==> flow/design.v <==
`default_nettype none
module as2650(
	input clk,
	input rst,
	input [7:0] bus_in,
	output [7:0] bus_out,
	output le_lo,
	output le_hi,
	output OEb,
	output WEb,
	output bus_dir,
	output IOC,
	output IOD,
	input [6:0] irqs,
	output flag,
	input sense,
	output reg [7:0] ext_io_addr,
	output reg io_bus_cyc,
	output reg io_bus_we,
	output reg [7:0] io_bus_out,
	input [7:0] io_bus_in,
	output [7:0] debug_psl,
	output [7:0] debug_psu,
	output [32:0] la_data_out,
	input wb_hidden_rom_enable,
	output reg cpu_hidden_rom_enable,
	output WE_ram
);
reg trap;
reg [7:0] irqs_latch;
wire [2:0] irq_num = irqs_latch[7] ? 3'h7 : (irqs_latch[6] ? 3'h6 : (irqs_latch[5] ? 3'h5 : (irqs_latch[4] ? 3'h4 : (irqs_latch[3] ? 3'h3 : (irqs_latch[2] ? 3'h2 : (irqs_latch[1] ? 3'h1 : 3'h0))))));
reg [7:0] regs [7:0];
reg [7:0] psu;
assign debug_psu = psu;
assign flag = psu[6];
reg [7:0] psl;
assign debug_psl = psl;
reg [15:0] stack [15:0];
wire [15:0] TOS = stack[psu[3:0] - 1];
reg [12:0] PC;
reg [2:0] page_reg; 
reg [11:0] ivectors_base;
reg [15:0] last_addr;
reg [3:0] cycle;
reg [7:0] insin;
reg [15:0] instruction_args_latch;
reg extend;
reg [1:0] warmup;
reg halted;
wire reset = rst || warmup;
reg indirect_cyc;
reg [1:0] indexed_cyc;
reg [15:0] indirect_target;
reg relative_cyc;
wire [7:0] instruction = cycle == FETCH ? bus_in : insin;
localparam FETCH = 0;
localparam PARAM1 = 1;
localparam PARAM2 = 2;
localparam DATA1 = 3;
localparam IO1 = 4;
localparam IO2 = 5;
localparam INVALID = 6;
localparam HALT = 7;
localparam EXT_IO1 = 8;
localparam EXT_IO2 = 9;
localparam EXT_IO3 = 10;
localparam EXT_IO4 = 11;
localparam INTERRUPT_ACTION1 = 12;
wire [7:0] reg_plus_1 = instr_reg_v + 1;
wire [7:0] reg_minus_1 = instr_reg_v - 1;
wire [1:0] index_control = extend ? 2'b11 : indexed_cyc;
wire [7:0] index = instr_reg_v;
wire is_data_fetch_cycle = relative_cyc || indirect_cyc || cycle == DATA1 || is_interrupt_cycle;
wire is_interrupt_cycle = cycle == INTERRUPT_ACTION1;
wire is_instr_fetch_cycle = (cycle == FETCH || cycle == PARAM1 || cycle == PARAM2) && !is_data_fetch_cycle;
wire le_lo_act = (is_instr_fetch_cycle || is_data_fetch_cycle) && (requested_addr[7:0] != last_addr[7:0] && requested_addr[15:8] == last_addr[15:8]) && !IO_cyc;
assign le_lo = le_lo_act && !reset;
wire le_hi_act = (is_instr_fetch_cycle || is_data_fetch_cycle) && (requested_addr[15:8] != last_addr[15:8]) && !IO_cyc;
assign le_hi = le_hi_act && !reset;
wire [15:0] requested_addr = (cycle == DATA1
								? (indirect_cyc || extend ? instruction_args_latch : {page_reg, instruction_args_latch[12:0]})
								: (is_instr_fetch_cycle ? {page_reg, PC} : (indirect_cyc || relative_cyc ? indirect_target : 0))
									+ (!is_instr_fetch_cycle && cycle == PARAM2 ? 1 : 0))
								+ (indexed_data1 ? index : 0);
wire write_cyc = cycle == DATA1 && is_store || (cycle == PARAM1 && relative_cyc && is_store);
assign OEb = !(((is_instr_fetch_cycle || is_data_fetch_cycle) && last_addr == requested_addr) || (IO_cyc && is_IO_READ)) || reset || write_cyc;
assign WE_ram = write_cyc && !reset && (last_addr == requested_addr);
assign WEb = !(write_cyc || (is_IO_WRITE && cycle == IO1)) || reset || (last_addr != requested_addr && !IO_cyc);
assign bus_out = is_IO_WRITE && IO_cyc ? instr_reg_v : (le_lo_act ? requested_addr[7:0] : (le_hi_act ? requested_addr[15:8] : alu_instr_reg));
assign bus_dir = !(!WEb || le_lo_act || le_hi_act || (is_IO_WRITE && IO_cyc)) || reset;
wire IO_cyc = cycle == IO1 || cycle == IO2;
assign IOC = IO_cyc && !insin[6];
assign IOD = IO_cyc && insin[6];
wire is_RETURN = (instruction[7:2] == 6'b000101 || instruction[7:2] == 6'b001101) && !extend;
wire is_DAR = instruction[7:2] == 6'b100101 && !extend;
wire is_CLR = instruction[7:2] == 6'h31 && !extend;
wire is_EXT = instruction == 8'hB7 && !extend;
wire is_HALT = instruction == 8'h40 && !extend;
wire is_NOP = instruction == 8'hC0 && !extend;
wire is_XCHG = instruction == 8'h91 && !extend;
wire is_MUL = instruction == 8'h90 && !extend;
wire is_ZBR = (instruction == 8'h9B || instruction == 8'hBB) && !extend;
wire is_BXA = (instruction == 8'h9F || instruction == 8'hBF) && !extend;
wire is_LPS = instruction[7:1] == 7'h49 && !extend;
wire is_SPS = instruction[7:1] == 7'h09 && !extend;
wire is_BRANCH = instruction[4:3] == 2'b11;
wire needs_param = (instruction[3:2] == 2'b01 || instruction[3:2] == 2'b10) && !is_RETURN && !is_DAR && !is_CLR && !is_EXT && !extend;
wire needs_2_param = instruction[3:2] == 2'b11 || (extend && instruction[3:2] == 2'b10);
wire is_indexed = ((instruction[3:2] == 2'b11 && instruction_args_latch[14:13] != 2'b00) && !is_BRANCH && !indirect_cyc && !extend) || (extend && (instruction[7:2] == 6'h03 || instruction[7:2] == 6'h33));
wire is_indirect_pre = (instruction[3:2] == 2'b10 || instruction[3:2] == 2'b11) && !indirect_cyc && !extend;
wire is_indirect_p1 = bus_in[7] && is_indirect_pre;
wire is_indirect_p2 = instruction_args_latch[15] && is_indirect_pre;
wire is_store = (instruction[7:4] == 4'hC && !is_NOP && !extend) || (instruction[7:3] == 5'h19 && extend);
wire is_COM = instruction[7:4] == 4'hE && !extend;
wire is_ALU_op = !instruction[4] && !is_store && !is_HALT && !is_COM && (!extend || instruction[3] == 1);
wire is_immediate = instruction[3:2] == 2'b01;
wire is_zero_reg = instruction[3:2] == 2'b00;
wire is_add_sub = instruction[7:5] == 3'h4 || instruction[7:5] == 3'h5;
wire is_relative = instruction[3:2] == 2'b10;
wire is_PUSH = instruction == 8'h10 && !extend;
wire is_POP = instruction == 8'h11 && !extend;
wire is_TPS = instruction[7:1] == 7'h5A && !extend;
wire is_CPS = instruction[7:1] == 7'h3A && !extend;
wire is_PPS = instruction[7:1] == 7'h3B && !extend;
wire is_RRR = instruction[7:2] == 6'h14 && !extend;
wire is_RRL = instruction[7:2] == 6'h34 && !extend;
wire is_TMI = instruction[7:2] == 6'h3D && !extend;
wire is_IO_READ = (instruction[7:2] == 6'h0C || instruction[7:2] == 6'h1C) && !extend;
wire is_IO_WRITE = (instruction[7:2] == 6'h2C || instruction[7:2] == 6'h3C) && !extend;
wire is_CPL = instruction[7:2] == 6'h38 && extend;
wire is_PSHS = instruction == 8'h10 && extend;
wire is_POPS = instruction == 8'h11 && extend;
wire is_SVB = instruction == 8'h12 && extend;
wire is_CHRP = instruction == 8'h13 && extend;
wire is_EXT_IO = (instruction[7:2] == 6'h15 || instruction[7:2] == 6'h35) && !extend;
wire is_TRAP = instruction == 8'h90 && extend;
wire is_CLRT = instruction == 8'h91 && extend;
wire is_LIR = instruction == 8'h92 && extend;
wire is_SIR = instruction == 8'h93 && extend;
wire [2:0] instr_reg_a = {psl[4], instruction[1:0]};
wire [7:0] instr_reg_v = regs[instr_reg_a];
wire [12:0] relative_eff_address_pre = PC + 1 + {bus_in[6], bus_in[6], bus_in[6], bus_in[6], bus_in[6], bus_in[6], bus_in[6:0]};
wire [15:0] relative_eff_address = {page_reg, relative_eff_address_pre};
wire is_CC_BRANCH = instruction[7:4] == 4'h1 || instruction[7:4] == 4'h3 || instruction[7:4] == 4'h9 || instruction[7:4] == 4'hB;
wire is_REG_BRANCH = !is_CC_BRANCH;
wire is_BRANCH_SUB = instruction[7:4] != 4'hF && instruction[5:4] == 2'b11;
wire [7:0] branch_compare_reg = instruction[7:4] == 4'hD ? reg_plus_1 : (instruction[7:4] == 4'hF ? reg_minus_1 : instr_reg_v);
wire should_branch = (is_CC_BRANCH && instruction[7] && psl[7:6] != instruction[1:0]) || (is_CC_BRANCH && !instruction[7] && instruction[1:0] == 2'b11) || (is_CC_BRANCH && !instruction[7] && psl[7:6] == instruction[1:0] || (is_REG_BRANCH && branch_compare_reg != 8'h00)) || is_ZBR || is_BXA;
wire [15:0] zbr_target = {(bus_in[6] ? 10'b0000000111 : 10'h000), bus_in[5:0]};
wire [2:0] r0_a = {psl[4], 2'b00};
wire [2:0] r1_a = {psl[4], 2'b01};
wire [2:0] r2_a = {psl[4], 2'b10};
wire [2:0] r3_a = {psl[4], 2'b11};
assign la_data_out = {halted, regs[r3_a], regs[r2_a], regs[r1_a], regs[r0_a]};
wire [15:0] mul_res = regs[r0_a] * regs[r1_a];
wire [7:0] rrr = psl[3] ? {psl[0], instr_reg_v[7:1]} : {instr_reg_v[0], instr_reg_v[7:1]};
wire [7:0] rrl = psl[3] ? {instr_reg_v[6:0], psl[0]} : {instr_reg_v[6:0], instr_reg_v[7]};
wire indexed_data1 = indexed_cyc && cycle == DATA1;
wire [7:0] alu_instr_reg = indexed_data1 ? regs[r0_a] : instr_reg_v;
wire [7:0] alu_input1 = is_zero_reg ? regs[r0_a] : alu_instr_reg;
wire [7:0] alu_input2 = is_zero_reg ? instr_reg_v : bus_in;
wire [2:0] alu_op = instruction[7:5];
reg [8:0] alu_next;
always @(*) begin
	case(alu_op)
		1: alu_next = {psl[0], alu_input1 ^ alu_input2};
		2: alu_next = {psl[0], alu_input1 & alu_input2};
		3: alu_next = {psl[0], alu_input1 | alu_input2};
		4: alu_next = {1'b0, alu_input1} + {1'b0, alu_input2} + {8'h00, (psl[3] && psl[0])};
		5: alu_next = {1'b0, alu_input1} + {1'b0, ~alu_input2} + {8'h00, (!psl[3] || psl[0])};
		default: alu_next = {psl[0], alu_input2};
	endcase
end
wire next_idc = alu_next[4] != alu_input1[4] ^ (instruction[7:5] == 5 ? ~alu_input2[4] : alu_input2[4]);
wire next_ovf = alu_input1[7] == alu_input2[7] && alu_next[7] != alu_input1[7];
always @(posedge clk) begin
	if(rst || (warmup != 0)) begin
		psl <= 8'h00;
		psu <= 8'h20;  
		cycle <= 4'h0;
		last_addr <= 16'hAAAA;
		insin <= 8'h00;
		instruction_args_latch <= 16'h0000;
		PC <= 13'h0000;
		extend <= 1'b0;
		warmup <= rst ? 2'b11 : warmup - 1;
		halted <= 1'b0;
		indirect_cyc <= 1'b0;
		indirect_target <= 16'h0000;
		relative_cyc <= 1'b0;
		regs[0] <= 8'h00;
		regs[1] <= 8'h00;
		regs[2] <= 8'h00;
		regs[3] <= 8'h00;
		regs[4] <= 8'h00;
		regs[5] <= 8'h00;
		regs[6] <= 8'h00;
		regs[7] <= 8'h00;
		indexed_cyc <= 2'b00;
		page_reg <= 3'b000;
		ivectors_base <= 12'h000;
		chirp_ptr <= 3'b000;
		ext_io_addr <= 8'h00;
		io_bus_cyc <= 1'b0;
		io_bus_we <= 1'b0;
		io_bus_out <= 8'h00;
		trap <= 1'b0;
		cpu_hidden_rom_enable <= wb_hidden_rom_enable;
	end else begin
		psu[7] <= sense;
		if(psl[4]) regs[3'b000] <= regs[3'b100];
		else regs[3'b100] <= regs[3'b000];
		if(le_lo_act) last_addr[7:0] <= requested_addr[7:0];
		if(le_hi_act) last_addr[15:8] <= requested_addr[15:8];
		if(cycle == FETCH) begin
			indirect_cyc <= 1'b0;
			relative_cyc <= 1'b0;
			indexed_cyc <= 2'b00;
			instruction_args_latch <= 16'h0000;
			if(last_addr == requested_addr) begin
				PC <= PC + 1;
				insin <= bus_in;
				if(is_LIR) begin
					instruction_args_latch <= {regs[r3_a], regs[r2_a]};
					cycle <= DATA1;
					extend <= 1'b0;
					insin <= 8'h0C;
				end else if(is_SIR) begin
					instruction_args_latch <= {regs[r3_a], regs[r2_a]};
					cycle <= DATA1;
					extend <= 1'b0;
					insin <= 8'hCC;
				end else if(needs_param || needs_2_param) begin
					if(is_BRANCH && !should_branch) begin
						PC <= PC + (needs_2_param ? 3 : 2);
						cycle <= FETCH;
						if(is_REG_BRANCH) regs[instr_reg_a] <= branch_compare_reg;
					end else cycle <= PARAM1;
				end else begin
					if(is_HALT) halted <= 1'b1;
					extend <= is_EXT;
					if(is_CPL) begin
						regs[instr_reg_a] <= ~instr_reg_v;
					end
					if(is_TRAP) begin
						trap <= 1'b1;
					end
					if(is_CLRT) begin
						trap <= 1'b0;
					end
					if(is_XCHG) begin
						regs[r0_a] <= regs[r1_a];
						regs[r1_a] <= regs[r0_a];
					end
					if(is_PUSH) begin
						stack[psu[3:0]] <= {regs[r1_a], regs[r0_a]};
						psu[3:0] <= psu[3:0] + 1;
					end
					if(is_POP) begin
						regs[r0_a] <= TOS[7:0];
						regs[r1_a] <= TOS[15:8];
						psu[3:0] <= psu[3:0] - 1;
					end
					if(is_PSHS) begin
						stack[psu[3:0]] <= {psu, psl};
						psu[3:0] <= psu[3:0] + 1;
					end
					if(is_POPS) begin
						psl <= TOS[7:0];
						psu <= {TOS[15:12], psu[3:0] - 4'b0001};
					end
					if(is_SVB) begin
						ivectors_base <= {regs[r1_a], regs[r0_a][7:4]};
					end
					if(is_CHRP) begin
						regs[r0_a] <= {1'b0, chirpchar};
						chirp_ptr <= chirp_ptr + 1;
						psl[7:6] <= 2'b01;
					end
					if(is_CLR) begin
						regs[instr_reg_a] <= 8'h00;
					end
					if(is_RETURN) begin
						if(instruction[1:0] == 2'b11 || instruction[1:0] == psl[7:6]) begin
							PC <= TOS[12:0];
							page_reg <= TOS[15:13];
							psu[3:0] <= psu[3:0] - 1;
							if(instruction[5]) psu[5] <= 1'b0;
						end
					end
					if(is_MUL) begin
						regs[r0_a] <= mul_res[7:0];
						regs[r1_a] <= mul_res[15:8];
						psl[7:6] <= mul_res > 32767 ? 'b10 : (mul_res != 0 ? 'b01 : 'b00);
					end
					if(is_COM && is_zero_reg) begin
						perform_compare(regs[r0_a], regs[instr_reg_a]);
					end else if(is_ALU_op && is_zero_reg) begin
						perform_alu_op(r0_a);
					end else if(is_store && !is_NOP && is_zero_reg) begin
						regs[instr_reg_a] <= regs[r0_a];
						set_cc_for(regs[r0_a]);
					end 
					if(is_DAR) begin
						regs[instr_reg_a] <= {regs[instr_reg_a][7:4] + (psl[0] ? 4'h0 : 4'hA), regs[instr_reg_a][3:0] + (psl[5] ? 4'h0 : 4'hA)};
					end 
					if(is_RRR) begin
						if(psl[3]) begin
							psl[0] <= instr_reg_v[0];
							psl[5] <= instr_reg_v[6];
						end
						set_cc_for(rrr);
						regs[instr_reg_a] <= rrr;
					end 
					if(is_RRL) begin
						if(psl[3]) begin
							psl[0] <= instr_reg_v[7];
							psl[5] <= instr_reg_v[4];
						end
						set_cc_for(rrl);
						regs[instr_reg_a] <= rrl;
					end
					if(is_LPS) begin
						if(instruction[0]) psl <= regs[r0_a];
						else psu <= regs[r0_a];
					end
					if(is_SPS) begin
						if(instruction[0]) begin
							regs[r0_a] <= psl;
							set_cc_for(psl);
						end else begin
							regs[r0_a] <= psu;
							set_cc_for(psu);
						end
					end
					cycle <= is_HALT ? HALT : (is_IO_READ || is_IO_WRITE ? IO1 : FETCH);
				end
			end
		end
		if(cycle == PARAM1) begin
			if(last_addr == requested_addr) begin
				if(is_instr_fetch_cycle) PC <= PC + 1;
				if(is_immediate || relative_cyc) begin
					if(is_store) begin
					end else if(is_ALU_op) begin
						perform_alu_op(instr_reg_a);
					end else begin
						if(is_TPS) begin
							if(((instruction[0] ? psl : psu) & bus_in) == bus_in) psl[7:6] <= 2'b00;
							else psl[7:6] <= 2'b01;
						end
						if(is_CPS) begin
							if(instruction[0]) psl <= psl & ~bus_in;
							else psu <= psu & ~bus_in;
						end
						if(is_PPS) begin
							if(instruction[0]) psl <= psl | bus_in;
							else psu <= psu | bus_in;
						end
						if(is_EXT_IO) begin
							ext_io_addr <= bus_in;
						end
						if(is_COM) begin
							perform_compare(alu_instr_reg, bus_in);
						end
						if(is_TMI) begin
							if((instr_reg_v & bus_in) == instr_reg_v) psl[7:6] <= 2'b00;
							else psl[7:6] <= 2'b01;
						end
					end
					cycle <= is_EXT_IO ? EXT_IO1 : FETCH;
					extend <= 1'b0;
					relative_cyc <= 1'b0;
				end else if(needs_2_param || indirect_cyc) begin
					cycle <= PARAM2;
				end else if(is_relative && is_indirect_p1) begin
					indirect_target <= is_ZBR ? zbr_target : relative_eff_address;
					indirect_cyc <= 1'b1;
				end else if(is_relative && !is_indirect_p1) begin
					if(is_BRANCH) begin
						if(is_ZBR) perform_branch(zbr_target);
						else perform_branch(relative_eff_address);
						extend <= 1'b0;
						cycle <= FETCH;
					end else begin
						relative_cyc <= 1'b1;
						indirect_target <= relative_eff_address;
					end
				end
				instruction_args_latch[15:8] <= bus_in;
			end
		end
		if(cycle == PARAM2) begin
			if(last_addr == requested_addr) begin
				if(is_instr_fetch_cycle) PC <= PC + 1;
				if(!indirect_cyc && instruction_args_latch[14:13] != 2'b00 && !is_BRANCH) begin
					indexed_cyc <= is_indexed ? instruction_args_latch[14:13] : 2'b00;
					regs[instr_reg_a] <= !is_indexed || instruction_args_latch[14:13] == 2'b11 || extend ? regs[instr_reg_a] : (instruction_args_latch[14:13] == 2'b01 ? reg_plus_1 : reg_minus_1);
				end
				if(is_indirect_p2 && !indirect_cyc) begin
					indirect_cyc <= 1'b1;
					indirect_target <= is_BRANCH ? {page_reg[2], instruction_args_latch[14:8], bus_in} : {page_reg, instruction_args_latch[12:8], bus_in};
					cycle <= PARAM1;
				end else if(is_BRANCH) begin
					if(instruction == 8'h1F) begin
						cpu_hidden_rom_enable <= 1'b0;
					end
					perform_branch((indirect_cyc || extend ? {instruction_args_latch[15:8], bus_in} : {page_reg[2], instruction_args_latch[14:8], bus_in}) + (is_BXA ? {8'h00, regs[r3_a]} : 16'h0000));
					cycle <= FETCH;
					extend <= 1'b0;
				end else cycle <= DATA1;
				instruction_args_latch[7:0] <= bus_in;
			end
		end
		if(cycle == DATA1) begin
			if(last_addr == requested_addr) begin
				indirect_cyc <= 1'b0;
				indexed_cyc <= 2'b00;
				instruction_args_latch <= 16'h0000;
				if(is_store) begin
				end else if(is_COM) begin
					perform_compare(alu_instr_reg, bus_in);
				end else if(is_ALU_op) begin
					perform_alu_op(indexed_data1 ? r0_a : instr_reg_a);
				end
				cycle <= FETCH;
				extend <= 1'b0;
			end
		end
		if(cycle == IO1) begin
			cycle <= IO2;
		end
		if(cycle == IO2) begin
			if(is_IO_READ) begin
				regs[instr_reg_a] <= bus_in;
				psl[7:6] <= bus_in > 127 ? 2'b10 : (bus_in == 0 ? 2'b00 : 2'b01);
			end
			cycle <= FETCH;
		end
		if(cycle == EXT_IO1) begin
			io_bus_cyc <= 1'b0;
			io_bus_out <= instr_reg_v;
			io_bus_we <= instruction[7];
			cycle <= EXT_IO2;
		end
		if(cycle == EXT_IO2) begin
			io_bus_cyc <= 1'b1;
			cycle <= EXT_IO3;
		end
		if(cycle == EXT_IO3) begin
			cycle <= EXT_IO4;
		end
		if(cycle == EXT_IO4) begin
			io_bus_cyc <= 1'b0;
			if(!instruction[7]) begin
				regs[instr_reg_a] <= io_bus_in;
				set_cc_for(io_bus_in);
			end
			io_bus_we <= 1'b0;
			cycle <= FETCH;
		end
		if(cycle == INTERRUPT_ACTION1) begin
			insin <= 8'h3F;
			indirect_cyc <= 1'b1;
			indirect_target <= {ivectors_base, irq_num, 1'b0};
			psu[5] <= 1'b1;
			cycle <= PARAM1;
		end
		if(cycle == HALT || (cycle == FETCH && last_addr != requested_addr)) begin
			if(irqs != 0 && !psu[5]) begin
				irqs_latch <= {irqs[6], irqs[5], irqs[4], trap, irqs[3], irqs[2], irqs[1], irqs[0]};
				cycle <= INTERRUPT_ACTION1;
			end
		end
	end
end
task set_cc_for(input [7:0] val);
	begin
		psl[7:6] <= val > 127 ? 'b10 : (val != 0 ? 'b01 : 'b00);
	end
endtask
task perform_alu_op(input [2:0] targ_reg);
	begin
		regs[targ_reg] <= alu_next[7:0];
		psl[0] <= alu_next[8];
		set_cc_for(alu_next[7:0]);
		if(is_add_sub) begin
			psl[5] <= next_idc;
			psl[2] <= next_ovf;
		end
	end
endtask
task perform_compare(input [7:0] in1, input [7:0] in2);
	begin
		if(in1 == in2) psl[7:6] <= 2'b00;
		else if(psl[1] || in1[7] == in2[7]) begin
			if(in1 > in2) psl[7:6] <= 2'b01;
			else if(in1 < in2) psl[7:6] <= 2'b10;
		end else psl[7:6] <= in1[7] ? 2'b10 : 2'b01;
	end
endtask
task perform_branch(input [15:0] target);
	begin
			if(is_BRANCH_SUB) begin
				stack[psu[3:0]] <= {page_reg, indirect_cyc || is_interrupt_cycle ? PC : PC + 13'h0001};
				psu[3:0] <= psu[3:0] + 1;
			end
			PC <= target[12:0];
			page_reg <= target[15:13];
			if(is_REG_BRANCH) regs[instr_reg_a] <= branch_compare_reg;
	end
endtask
reg [2:0] chirp_ptr;
reg [6:0] chirpchar;
always @(*) begin
	case(chirp_ptr)
		0: chirpchar = 7'h43;
		1: chirpchar = 7'h68;
		2: chirpchar = 7'h69;
		3: chirpchar = 7'h72;
		4: chirpchar = 7'h70;
		5: chirpchar = 7'h21;
		6: chirpchar = 13;
		7: chirpchar = 10;
	endcase
end
endmodule
# Tool chain data of as2650
# Each step is given for the RTL above and for the edited RTL.
# Lines under "before" count in the file above, lines under "after" in the edited file.
# "delta" is "after" less "before", of the values as shown.
# Library cell names are shortened.
# Not given: n/a
[inputs]
design = "as2650"
clock = "clk"
library = "sky130hd"
corner = "tt_025C_1v80"

# Diff
# The edit as a unified diff against the file above.
# A script made this edit. It changes what the design does and was not meant as an optimisation.
# begin of diff
@@ -82,5 +82,5 @@
 								: (is_instr_fetch_cycle ? {page_reg, PC} : (indirect_cyc || relative_cyc ? indirect_target : 0))
 									+ (!is_instr_fetch_cycle && cycle == PARAM2 ? 1 : 0))
-								+ (indexed_data1 ? index : 0);
+								| (indexed_data1 ? index : 0);
 wire write_cyc = cycle == DATA1 && is_store || (cycle == PARAM1 && relative_cyc && is_store);
 assign OEb = !(((is_instr_fetch_cycle || is_data_fetch_cycle) && last_addr == requested_addr) || (IO_cyc && is_IO_READ)) || reset || write_cyc;
# end of diff

# Word-level counts
# Counts by Yosys on the flattened word-level netlist (proc, flatten, opt, wreduce; memories kept). Print and check cells are left out.
# Memory sizes are those after Yosys's memory passes, which may raise the word count (mostly to a power of two), join words into wider ones and drop unused or constant bits.
[op_classes]
columns = ["element", "before", "after", "delta"]
rows = [
  ["n_eq", 89, 89, 0],
  ["muxes", 928, 928, 0],
  ["n_mul", 1, 1, 0],
  ["compare", 13, 13, 0],
  ["logic", 45, 46, 1],
  ["reduce_logical", 216, 216, 0],
  ["addsub", 20, 19, -1],
]
[op_table]
columns = ["cell", "before", "after", "delta"]
rows = [
  ["16-bit by 8-bit adder with 16-bit output", 2, 1, -1],
  ["16-bit by 8-bit bitwise OR with 16-bit output", 0, 1, 1],
  ["1-bit two-way mux", 431, 431, 0],
  ["8-bit two-way mux", 221, 221, 0],
  ["1-bit logical AND", 97, 97, 0],
  ["2-bit two-way mux", 90, 90, 0],
  ["16-bit two-way mux", 59, 59, 0],
  ["4-bit two-way mux", 57, 57, 0],
  ["1-bit logical OR", 54, 54, 0],
  ["3-bit two-way mux", 42, 42, 0],
  ["1-bit logical NOT", 28, 28, 0],
  ["1-bit bitwise OR", 25, 25, 0],
  ["13-bit two-way mux", 23, 23, 0],
  ["4-bit equality test (second input constant)", 11, 11, 0],
  ["8-bit equality test (second input constant)", 10, 10, 0],
  ["2-bit nonzero test", 10, 10, 0],
  ["6-bit equality test (second input constant)", 9, 9, 0],
  ["8-bit by 7-bit > comparator with 1-bit output (second input constant)", 8, 8, 0],
  ["8-bit nonzero test", 8, 8, 0],
  ["1-bit NOT", 7, 7, 0],
  ["2-bit equality test (second input constant)", 6, 6, 0],
  ["8-bit AND", 5, 5, 0],
  ["8-bit by 5-bit equality test with 1-bit output (second input constant)", 5, 5, 0],
  ["8-bit equality test", 5, 5, 0],
  ["6-bit AND reduction", 5, 5, 0],
  ["1-bit equality test", 3, 3, 0],
  ["4-bit by 2-bit equality test with 1-bit output (second input constant)", 3, 3, 0],
  ["4-bit by 3-bit equality test with 1-bit output (second input constant)", 3, 3, 0],
]
# Not every row of either side is listed.
[bits]
columns = ["element", "before", "after", "delta"]
rows = [
  ["output_inout_bits", 85, 85, 0],
  ["rom_bits", 56, 56, 0],
  ["mem_bits_rw", 320, 320, 0],
  ["memories", 3, 3, 0],
  ["wordCells", 1352, 1352, 0],
  ["register_bits", 143, 143, 0],
]

# Longest topological paths
# Depth = most cells in a row (Yosys ltp): at word level without a register or memory, in the mapped netlist without a sequential cell, where the memories' decode and read muxes count.
[logic_depth]
columns = ["element", "before", "after", "delta"]
rows = [
  ["ltp_word", 54, 54, 0],
  ["ABC_AREA", "0", "0", "n/a"],
  ["mapped_depth", 32, 28, -4],
  ["mapped_depth_nobuf", 27, 24, -3],
]

# Mapped cells and area
# The flow's flattened synthesis, as Yosys stat reports it; memories are mapped. The netlist is that of the ABC_AREA named above (0 if unset); the other value can give another one.
[by_type]
columns = ["cell", "before", "after", "delta"]
rows = [
  ["a21oi_1", 299, 262, -37],
  ["o21ai_0", 205, 242, 37],
  ["nor2_1", 421, 391, -30],
  ["mux2_2", 48, 20, -28],
  ["o22ai_1", 52, 76, 24],
  ["o221ai_1", 15, 33, 18],
  ["o211ai_1", 67, 52, -15],
  ["buf_2", 14, 29, 15],
  ["nor3_1", 96, 110, 14],
  ["mux2i_1", 109, 96, -13],
  ["a221oi_1", 18, 30, 12],
  ["nand3b_1", 4, 16, 12],
  ["nand2b_1", 17, 27, 10],
  ["xor2_1", 42, 33, -9],
  ["clkbuf_1", 194, 202, 8],
  ["ha_1", 128, 120, -8],
  ["mux4_2", 70, 78, 8],
  ["and3_1", 36, 28, -8],
]
# Not every row of either side is listed.
[mapped]
columns = ["element", "before", "after", "delta"]
rows = [
  ["stdcells", 3778, 3786, 8],
  ["ff_cells", 477, 477, 0],
  ["synth_area_um2", 34144.0, 34265.4, 121.4],
  ["sequential_area_um2", 12852.3, 12852.3, 0.0],
  ["buf_cells", 242, 272, 30],
]

# Path before layout
# OpenSTA on the mapped netlist: ideal clock, no wires. The path of least setup slack (recovery checks aside). Input and output delay are each 20% of the period. Register names are those of the netlist, which keeps one name where synthesis merged equal registers.
[synth_path]
columns = ["element", "before", "after", "delta"]
rows = [
  ["path_kind", "input to output", "input to output", "n/a"],
  ["start", "input port bus_in[0]", "input port bus_in[0]", "n/a"],
  ["end", "output port bus_out[5]", "output port bus_out[0]", "n/a"],
  ["n_path_buf", 5, 6, 1],
  ["path_slack_ps", 4383, 6014, 1631],
  ["required_ps", 12800, 12800, 0],
  ["path_delay_ps", 5217, 3586, -1631],
  ["stages", 23, 18, -5],
  ["arrival_time_ps", 8417, 6786, -1631],
  ["out_delay_ps", 3200, 3200, 0],
  ["tclk_ps", 16000, 16000, 0],
  ["period_less_setup_slack_ps", 11617, 9986, -1631],
]
# "path_delay_ps" = arrival - input delay + setup time.
# A path that ends at an output port has no setup time.
# "stages": output pins that drive a net of the path, with the launching flip-flop's if there is one; two outputs of one cell count as two.
# "period_less_setup_slack_ps" = period - worst setup slack (recovery checks aside). The figure is calculated, with input and output delays left at 20% of the set period.
# Between the ends stands the longest chain of elaborated cells between them, by number of cells; it is not shown to be the way that was timed. Of several equally long chains one is given.
# A line is the first line of the expression or statement that the cell stems from. Yosys adds cells for indexed reads and writes and turns some case tables into memories.
# The chain passes a memory read, where the word-level depth is cut; so it can be longer than that depth.
[synth_via_before]
cell_sequence = "mux2_2 > mux4_2 > mux2i_1 > clkbuf_1 > buf_1 > nor2_1 > ha_1 > o21ai_0 > o21a_1 > o31ai_1 > o31ai_1 > nor3_1 > xnor3_1 > and3b_1 > and4_1 > buf_2 > buf_1 > nor2_1 > buf_2 > nand2_1 > o211ai_1 > o211ai_1 > o21ai_0"
elab_chain_len = 10
cells_between = 16
lines_between = 8
classes_between = "add/sub: 1; eq/ne: 3; mux: 6; reduce/logical: 5; memory: 1"
[synth_rtl_before]
columns = ["element", "line_no", "text"]
rows = [
  ["start, declared", 5, "input [7:0] bus_in,"],
  ["8-bit two-way mux", 55, "wire [7:0] instruction = cycle == FETCH ? bus_in : insin;"],
  ["memory 8 x 8 bit", 32, "reg [7:0] regs [7:0];"],
  ["8-bit two-way mux", 84, "+ (indexed_data1 ? index : 0);"],
  ["16-bit by 8-bit adder with 16-bit output", 80, "wire [15:0] requested_addr = (cycle == DATA1"],
  ["8-bit != test", 78, "wire le_hi_act = (is_instr_fetch_cycle || is_data_fetch_cycle) && (requested_addr[15:8] != last_addr[15:8]) && ..."],
  ["1-bit logical AND (2 in a row)", 78, ""],
  ["8-bit two-way mux (3 in a row)", 89, "assign bus_out = is_IO_WRITE && IO_cyc ? instr_reg_v : (le_lo_act ? requested_addr[7:0] : (le_hi_act ? request ..."],
  ["end, declared", 6, "output [7:0] bus_out,"],
]
[synth_via_after]
cell_sequence = "clkbuf_1 > mux2i_1 > buf_4 > mux2_2 > mux2i_1 > inv_1 > nor3_1 > nor3_1 > o211ai_1 > or3_1 > buf_2 > buf_6 > clkbuf_1 > nand3_1 > clkbuf_1 > nor3_1 > nor4_1 > a21oi_1"
elab_chain_len = 10
cells_between = 12
lines_between = 7
classes_between = "eq/ne: 1; mux: 6; logic: 1; reduce/logical: 3; memory: 1"
[synth_rtl_after]
columns = ["element", "line_no", "text"]
rows = [
  ["start, declared", 5, "input [7:0] bus_in,"],
  ["8-bit two-way mux", 55, "wire [7:0] instruction = cycle == FETCH ? bus_in : insin;"],
  ["memory 8 x 8 bit", 32, "reg [7:0] regs [7:0];"],
  ["8-bit two-way mux", 84, "| (indexed_data1 ? index : 0);"],
  ["16-bit by 8-bit bitwise OR with 16-bit output", 80, "wire [15:0] requested_addr = (cycle == DATA1"],
  ["8-bit != test", 76, "wire le_lo_act = (is_instr_fetch_cycle || is_data_fetch_cycle) && (requested_addr[7:0] != last_addr[7:0] && re ..."],
  ["1-bit logical AND (3 in a row)", 76, ""],
  ["8-bit two-way mux (2 in a row)", 89, "assign bus_out = is_IO_WRITE && IO_cyc ? instr_reg_v : (le_lo_act ? requested_addr[7:0] : (le_hi_act ? request ..."],
  ["end, declared", 6, "output [7:0] bus_out,"],
]

# Timing after layout
# From the final timing report of each run of set A: the path of least setup slack in the routed layout; clock arrival at registers is part of the times.
# The path's times are printed in steps of 10 ps; the period is the one set.
[layout_path]
columns = ["element", "before", "after", "delta"]
rows = [
  ["path_kind", "input to output", "input to output", "n/a"],
  ["start", "input port bus_in[0]", "input port bus_in[1]", "n/a"],
  ["end", "output port bus_out[5]", "output port WE_ram", "n/a"],
  ["arrival_time_ps", 10380, 8960, -1420],
  ["out_delay_ps", 2920, 2920, 0],
  ["required_ps", 11680, 11680, 0],
  ["n_path_buf", 5, 6, 1],
  ["stages", 23, 15, -8],
  ["tclk_ps", 14600, 14600, 0],
  ["path_slack_ps", 1300, 2720, 1420],
]
# Between the ends stands the longest chain of elaborated cells between them, by number of cells; it is not shown to be the way that was timed. Of several equally long chains one is given.
# The chain passes a memory read, where the word-level depth is cut; so it can be longer than that depth.
[layout_via_before]
cell_sequence = "clkdlybuf4s50_1 > mux2_2 > buf_4 > mux4_2 > mux2i_2 > buf_4 > nor2_1 > ha_1 > o21ai_0 > o21a_1 > o31ai_1 > a311oi_1 > o31ai_1 > xor2_1 > o211a_1 > and4_1 > buf_4 > nor2_1 > nand2_1 > o211ai_1 > o211ai_1 > o21ai_0 > clkdlybuf4s50_1"
elab_chain_len = 10
cells_between = 16
lines_between = 8
classes_between = "add/sub: 1; eq/ne: 3; mux: 6; reduce/logical: 5; memory: 1"
[layout_rtl_before]
columns = ["element", "line_no", "text"]
rows = [
  ["start, declared", 5, "input [7:0] bus_in,"],
  ["8-bit two-way mux", 55, "wire [7:0] instruction = cycle == FETCH ? bus_in : insin;"],
  ["memory 8 x 8 bit", 32, "reg [7:0] regs [7:0];"],
  ["8-bit two-way mux", 84, "+ (indexed_data1 ? index : 0);"],
  ["16-bit by 8-bit adder with 16-bit output", 80, "wire [15:0] requested_addr = (cycle == DATA1"],
  ["8-bit != test", 78, "wire le_hi_act = (is_instr_fetch_cycle || is_data_fetch_cycle) && (requested_addr[15:8] != last_addr[15:8]) && ..."],
  ["1-bit logical AND (2 in a row)", 78, ""],
  ["8-bit two-way mux (3 in a row)", 89, "assign bus_out = is_IO_WRITE && IO_cyc ? instr_reg_v : (le_lo_act ? requested_addr[7:0] : (le_hi_act ? request ..."],
  ["end, declared", 6, "output [7:0] bus_out,"],
]
[layout_via_after]
cell_sequence = "clkdlybuf4s50_1 > buf_4 > mux2i_4 > buf_4 > mux2i_2 > inv_1 > buf_4 > nor3_1 > o41ai_1 > nand4_1 > or3_1 > or3_2 > buf_4 > nor3_1 > clkdlybuf4s50_1"
elab_chain_len = 11
cells_between = 16
classes_between = "eq/ne: 2; mux: 2; logic: 1; reduce/logical: 10; memory: 1"
[layout_rtl_after]
columns = ["element", "line_no", "text"]
rows = [
  ["start, declared", 5, "input [7:0] bus_in,"],
  ["8-bit two-way mux", 55, "wire [7:0] instruction = cycle == FETCH ? bus_in : insin;"],
  ["8-bit equality test", 99, "wire is_NOP = instruction == 8'hC0 && !extend;"],
  ["1-bit logical AND", 99, ""],
  ["1-bit logical NOT", 113, "wire is_store = (instruction[7:4] == 4'hC && !is_NOP && !extend) || (instruction[7:3] == 5'h19 && extend);"],
  ["1-bit logical AND (2 in a row)", 113, ""],
  ["1-bit logical OR", 113, ""],
  ["1-bit logical AND", 85, "wire write_cyc = cycle == DATA1 && is_store || (cycle == PARAM1 && relative_cyc && is_store);"],
  ["1-bit logical OR", 85, ""],
  ["1-bit logical AND (2 in a row)", 87, "assign WE_ram = write_cyc && !reset && (last_addr == requested_addr);"],
  ["end, declared", 27, "output WE_ram"],
]

# Measured runs
# Runs of the flow (Yosys, OpenROAD) on both versions; the two runs of a pair have the same settings. The constraints put input and output delay at 20% of the set period each and load the outputs with 0.01 pF.
[flow_settings_set_A]
CORE_UTILIZATION = 40
period_ns = 14.6
CAP_MARGIN = 20
CORE_MARGIN = 2
SLEW_MARGIN = 20
[measured_set_A]
columns = ["element", "before", "after", "delta"]
rows = [
  ["ys_area_um2", 34144.0, 34265.4, 121.4],
  ["final_cell_area_um2", 38953.6, 38901.1, -52.5],
  ["power_total_mw", 3.216, 3.238, 0.022],
  ["setup_worst_slack_ps", 1301, 2724, 1423],
  ["design.die.area_um2", 87713.7, 88022.0, 308.3],
  ["timing.hold.ws_ps", 456, 435, -21],
  ["util_frac", 0.459, 0.458, -0.001],
]
[flow_settings_set_B]
CAP_MARGIN = 30
CELL_PAD_IN_SITES_DETAIL_PLACEMENT = 1
CORE_ASPECT_RATIO = 1.12
CORE_MARGIN = 5
CORE_UTILIZATION = 31
GPL_TIMING_DRIVEN = 0
MAX_ROUTING_LAYER = "met4"
MIN_ROUTING_LAYER = "met1"
PLACE_DENSITY_LB_ADDON = 0.27
SETUP_SLACK_MARGIN = 0.98
SLEW_MARGIN = 15
period_ns = 16.2
[measured_set_B]
columns = ["element", "before", "after", "delta"]
rows = [
  ["ys_area_um2", 34144.0, 34265.4, 121.4],
  ["final_cell_area_um2", 40017.1, 39983.3, -33.8],
  ["power_total_mw", 2.903, 2.918, 0.015],
  ["setup_worst_slack_ps", 1399, 2100, 701],
  ["design.die.area_um2", 116891.0, 117294.0, 403.0],
  ["timing.hold.ws_ps", 461, 438, -23],
  ["util_frac", 0.367, 0.363, -0.004],
]
# "power_total_mw" rests on the timing tool's default activity at the inputs, not on a simulated workload.
